==> flow/design.v <==
module matrix_mul(
    input wire clk,
    input wire reset,
    input wire start,
    input wire [8:0][7:0] matrix_a,
    input wire [8:0][7:0] matrix_b,
    output reg [8:0][15:0] result,
    output reg done
);
reg [3:0] state;
reg [3:0] i, j, k;
reg [15:0] sum;
localparam IDLE = 4'd0, MULTIPLY = 4'd1, DONE = 4'd2;
always @(posedge clk or posedge reset) begin
    if (reset) begin
        state <= IDLE;
        done <= 0;
        i <= 0;
        j <= 0;
        k <= 0;
        sum <= 0;
    end else begin
        case (state)
            IDLE: begin
                if (start) begin
                    state <= MULTIPLY;
                    i <= 0;
                    j <= 0;
                    k <= 0;
                    sum <= 0;
                    done <= 0;
                end
            end
            MULTIPLY: begin
                if (k == 3) begin
                    result[i*3 + j] <= sum;
                    sum <= 0;
                    k <= 0;
                    if (j == 2) begin
                        j <= 0;
                        if (i == 2) begin
                            state <= DONE;
                        end else begin
                            i <= i + 1;
                        end
                    end else begin
                        j <= j + 1;
                    end
                end else begin
                    sum <= sum + matrix_a[i*3 + k] * matrix_b[k*3 + j];
                    k <= k + 1;
                end
            end
            DONE: begin
                done <= 1;
                state <= IDLE;
            end
        endcase
    end
end
endmodule
# == From RTL to reports: matrix_mul ==
# Tool output for the design above before and after an edit, in the order of the flow.
# Lines under "before" count in the file above, lines under "after" in the edited file.
# "diff" is "after" less "before", of the values as shown; "rel_change_pct" is that difference over "before", in percent.
# Operators: Yosys type, input widths -> output width; for muxes data width and select width s.
# Not given: n/a
# design
top_module,matrix_mul
clock,clk
lib,sky130hd
pvt_corner,tt_025C_1v80

# == The edit ==
# The edit as a unified diff against the file above.
# A script made this edit. It changes what the design does and was not meant as an optimisation.
# begin of diff
@@ -23,5 +23,5 @@
         case (state)
             IDLE: begin
-                if (start) begin
+                begin
                     state <= MULTIPLY;
                     i <= 0;
# end of diff

# == After elaboration ==
# Counts by Yosys on the flattened word-level netlist (proc, flatten, opt, wreduce; memories kept). Register bits leave out memories and registers merged into their read ports (data or address). Print and check cells are left out. Cells with the same type and inputs are merged into one.
# word_totals
element,before,after,diff,rel_change_pct
reg_bits,177,177,0,0.00
wordCells,66,59,-7,-10.61
input_bits,147,147,0,0.00
# op_classes
element,before,after,diff,rel_change_pct
multipliers,3,3,0,0.00
bitwise,4,4,0,0.00
addsub,8,8,0,0.00
equal,10,9,-1,-10.00
mux,20,16,-4,-20.00
n_reduce_logical,10,8,-2,-20.00
shift,4,4,0,0.00
# ops
operator,before,after,diff,rel_change_pct
$mux 4,11,9,-2,-18.18
$reduce_and 5->1,2,0,-2,-100.00
$reduce_and 4->1,0,2,2,n/a
$ne 2x2->1 const B,5,4,-1,-20.00
$mux 16,2,1,-1,-50.00
$reduce_and 2->1,2,1,-1,-50.00
$reduce_and 3->1,2,1,-1,-50.00
$mux 1,1,0,-1,-100.00
# Operator kinds equal on both sides are left out: 23.

# == Depth ==
# Depth = most cells in a row (Yosys ltp): at word level without a register or memory, in the mapped netlist without a sequential cell, where the memories' decode and read muxes count.
# depth
element,before,after,diff,rel_change_pct
ltp_word,7,7,0,0.00
abc_area,0,0,n/a,n/a
mapped_depth,30,25,-5,-16.67

# == After synthesis ==
# Source: synth_stat.txt of the flow (Yosys; design flattened, memories mapped). It holds for the ABC_AREA given above (unset counts as 0); a run with the other value may have another netlist.
# mapped
element,before,after,diff,rel_change_pct
stdcells,964,935,-29,-3.01
area_mm2,0.0122142,0.0122055,-0.0000087,-0.07
flip_flops,176,176,0,0.00
n_buf,49,42,-7,-14.29
# by_type
type,before,after,diff,rel_change_pct
sky130_fd_sc_hd__mux2_2,90,110,20,22.22
sky130_fd_sc_hd__nor2_1,38,27,-11,-28.95
sky130_fd_sc_hd__mux2_1,10,0,-10,-100.00
sky130_fd_sc_hd__a21oi_1,29,20,-9,-31.03
sky130_fd_sc_hd__clkbuf_1,28,19,-9,-32.14
sky130_fd_sc_hd__nand3_1,21,12,-9,-42.86
sky130_fd_sc_hd__a22o_1,15,6,-9,-60.00
sky130_fd_sc_hd__inv_1,96,88,-8,-8.33
sky130_fd_sc_hd__o21ai_1,10,2,-8,-80.00
sky130_fd_sc_hd__nand2b_1,2,10,8,400.00
sky130_fd_sc_hd__a2bb2oi_1,0,7,7,n/a
sky130_fd_sc_hd__nand2_1,69,74,5,7.25
sky130_fd_sc_hd__buf_2,6,11,5,83.33
sky130_fd_sc_hd__mux2_4,36,40,4,11.11
sky130_fd_sc_hd__xnor2_1,15,11,-4,-26.67
sky130_fd_sc_hd__and2_1,11,15,4,36.36
sky130_fd_sc_hd__and3_1,7,3,-4,-57.14
sky130_fd_sc_hd__nor2_2,4,0,-4,-100.00
# Cell types equal on both sides are left out: 14.
# Not every row of either side is listed.

# == Path before layout ==
# OpenSTA on the mapped netlist: ideal clock, no wires. The path of least setup slack (recovery checks aside). Input and output delay are each 20% of the period. Register names are those of the netlist, which keeps one name where synthesis merged equal registers.
# synth_timing
element,before,after,diff,rel_change_pct
path_kind,input-to-reg,input-to-reg,n/a,n/a
start,in reset,in reset,n/a,n/a
end,reg result,reg result,n/a,n/a
path_buffers,0,0,0,n/a
path_slack_ns,-2.603,1.412,4.015,n/a
period_ns,10.0,10.0,0.0,0.00
delay_ns,10.604,6.588,-4.016,-37.87
driving_pins,1,1,0,0.00
required_time_ns,9.176,9.350,0.174,1.90
arrival_time_ns,11.780,7.938,-3.842,-32.61
t_first_pin_ns,2.000,2.000,0.000,0.00
synth_period_reached_ns,12.603,8.588,-4.015,-31.86
# "delay_ns" = arrival - input delay + setup time.
# "driving_pins": output pins that drive a net of the path, with the launching flip-flop's if there is one; two outputs of one cell count as two.
# "synth_period_reached_ns" = period - worst setup slack (recovery checks aside). The figure is calculated, with input and output delays left at 20% of the set period.
# Where an end lacks its bit number, it is one bit of the signal, or one of the new flip-flops if synthesis recoded a state register.
# The rows between start and end are the longest chain of elaborated cells between them; the timing report does not say that the signal goes this way. Where chains are equally long, one stands for them.
# A line is the first line of the expression or statement that the cell stems from. Yosys adds cells for indexed reads and writes and turns some case tables into memories.
# synth_via_before
path_cell_list,sky130_fd_sc_hd__nor3_1
elab_chain_cells,2
cone_cells,2
cone_lines,0
classes_between,logic: 1; reduce/logical: 1
# synth_lines_before
element,line_no,source
from (decl),3,"input wire reset,"
$not 1->1,n/a,
$reduce_and 3->1,n/a,
to (assign),36,result[i*3 + j] <= sum;
to (decl),7,"output reg [8:0][15:0] result,"
# synth_via_after
path_cell_list,sky130_fd_sc_hd__nor2_1
elab_chain_cells,2
cone_cells,2
cone_lines,0
classes_between,logic: 1; reduce/logical: 1
# synth_lines_after
element,line_no,source
from (decl),3,"input wire reset,"
$not 1->1,n/a,
$reduce_and 3->1,n/a,
to (assign),36,result[i*3 + j] <= sum;
to (decl),7,"output reg [8:0][15:0] result,"

# == Worst path after layout ==
# From the final timing report of the runs of set A: the path of least setup slack in the routed layout; clock arrival at registers is part of the times.
# layout_timing
element,before,after,diff,rel_change_pct
path_kind,reg-to-reg,reg-to-reg,n/a,n/a
start,reg i[0],reg i[0],n/a,n/a
end,reg sum[14],reg sum[14],n/a,n/a
required_time_ns,10.32,10.31,-0.01,-0.10
t_first_pin_ns,0.43,0.43,0.00,0.00
period_ns,10.0,10.0,0.0,0.00
path_buffers,0,0,0,n/a
driving_pins,23,24,1,4.35
arrival_time_ns,8.09,7.78,-0.31,-3.83
path_slack_ns,2.24,2.53,0.29,n/a
# The rows between start and end are the longest chain of elaborated cells between them; the timing report does not say that the signal goes this way. Where chains are equally long, one stands for them.
# At most two assigning lines are given for a register; there are more.
# layout_via_before
path_cell_list,sky130_fd_sc_hd__dfrtp_1 sky130_fd_sc_hd__inv_1 sky130_fd_sc_hd__ha_1 sky130_fd_sc_hd__fa_1 sky130_fd_sc_hd__nor3b_1 sky130_fd_sc_hd__nand3_1 sky130_fd_sc_hd__o21ai_0 sky130_fd_sc_hd__nand2_1 sky130_fd_sc_hd__inv_1 sky130_fd_sc_hd__nand2_1 sky130_fd_sc_hd__fa_1 sky130_fd_sc_hd__fa_1 sky130_fd_sc_hd__inv_1 sky130_fd_sc_hd__fa_1 sky130_fd_sc_hd__fa_1 sky130_fd_sc_hd__ha_1 sky130_fd_sc_hd__or2_2 sky130_fd_sc_hd__a21oi_1 sky130_fd_sc_hd__o31ai_1 sky130_fd_sc_hd__or4_1 sky130_fd_sc_hd__o311a_1 sky130_fd_sc_hd__xor2_1 sky130_fd_sc_hd__a22o_1
elab_chain_cells,7
cone_cells,7
classes_between,add/sub: 2; mul: 2; shift: 1; mux: 2
# layout_lines_before
element,line_no,source
from (decl),11,"reg [3:0] i, j, k;"
from (assign),18,i <= 0;
from (assign),44,i <= i + 1;
$mul 4x2->6,50,sum <= sum + matrix_a[i*3 + k] * matrix_b[k*3 + j];
$add 6x4->7,50,
$shiftx 72x11->8,50,
$mul 8x8->16,50,
$add 16x16->16,50,
$mux 16,35,if (k == 3) begin
$pmux 16 s2,23,case (state)
to (assign),21,sum <= 0;
to (assign),50,
to (decl),12,reg [15:0] sum;
# layout_via_after
path_cell_list,sky130_fd_sc_hd__dfrtp_1 sky130_fd_sc_hd__ha_1 sky130_fd_sc_hd__fa_1 sky130_fd_sc_hd__ha_1 sky130_fd_sc_hd__xor2_2 sky130_fd_sc_hd__and3b_1 sky130_fd_sc_hd__nand2_1 sky130_fd_sc_hd__mux2_2 sky130_fd_sc_hd__a21oi_1 sky130_fd_sc_hd__nand2_1 sky130_fd_sc_hd__fa_1 sky130_fd_sc_hd__fa_1 sky130_fd_sc_hd__inv_1 sky130_fd_sc_hd__ha_1 sky130_fd_sc_hd__inv_1 sky130_fd_sc_hd__fa_1 sky130_fd_sc_hd__inv_1 sky130_fd_sc_hd__ha_1 sky130_fd_sc_hd__a211o_1 sky130_fd_sc_hd__o211ai_1 sky130_fd_sc_hd__a21oi_1 sky130_fd_sc_hd__a211oi_1 sky130_fd_sc_hd__a2111o_1 sky130_fd_sc_hd__o211ai_1
elab_chain_cells,7
cone_cells,7
classes_between,add/sub: 2; mul: 2; shift: 1; mux: 2
# layout_lines_after
element,line_no,source
from (decl),11,"reg [3:0] i, j, k;"
from (assign),18,i <= 0;
from (assign),44,i <= i + 1;
$mul 4x2->6,50,sum <= sum + matrix_a[i*3 + k] * matrix_b[k*3 + j];
$add 6x4->7,50,
$shiftx 72x11->8,50,
$mul 8x8->16,50,
$add 16x16->16,50,
$mux 16,35,if (k == 3) begin
$pmux 16 s2,23,case (state)
to (assign),21,sum <= 0;
to (assign),50,
to (decl),12,reg [15:0] sum;

# == Flow runs ==
# Both versions went through the flow (Yosys, OpenROAD) with the same settings in each pair. Constraints: input delay and output delay 20% of the set period each, output load 0.01 pF.
# flow_settings_set_A
CORE_UTILIZATION,40
PLACE_DENSITY,0.6
period_ns,10.0
CAP_MARGIN,20
CORE_MARGIN,2
SLEW_MARGIN,20
# measured_set_A
element,before,after,diff,rel_change_pct
fin_ws_ns,2.236,2.529,0.293,n/a
stdcell_area_mm2,0.0160554,0.0160429,-0.0000125,-0.08
synth_chip_area_mm2,0.0122142,0.0122055,-0.0000087,-0.07
fin_util_frac,0.537,0.537,0.000,n/a
design_die_area_mm2,0.0319498,0.0319265,-0.0000233,-0.07
total_negative_slack_ns,0.000,0.000,0.000,n/a
fin_power_w,0.001529,0.001917,0.000388,25.38
# flow_settings_set_B
CAP_MARGIN,5
CORE_MARGIN,7
CORE_UTILIZATION,20
GPL_TIMING_DRIVEN,1
PLACE_DENSITY_LB_ADDON,0.04
SETUP_SLACK_MARGIN,0.14
SLEW_MARGIN,0
period_ns,7.12
# measured_set_B
element,before,after,diff,rel_change_pct
fin_ws_ns,0.401,0.479,0.078,n/a
stdcell_area_mm2,0.0174342,0.0169475,-0.0004867,-2.79
synth_chip_area_mm2,0.0122142,0.0122055,-0.0000087,-0.07
fin_util_frac,0.289,0.281,-0.008,n/a
design_die_area_mm2,0.0681863,0.0681393,-0.0000470,-0.07
total_negative_slack_ns,0.000,0.000,0.000,n/a
fin_power_w,0.002224,0.002793,0.000569,25.58
# "fin_power_w" rests on the timing tool's default activity at the inputs, not on a simulated workload.
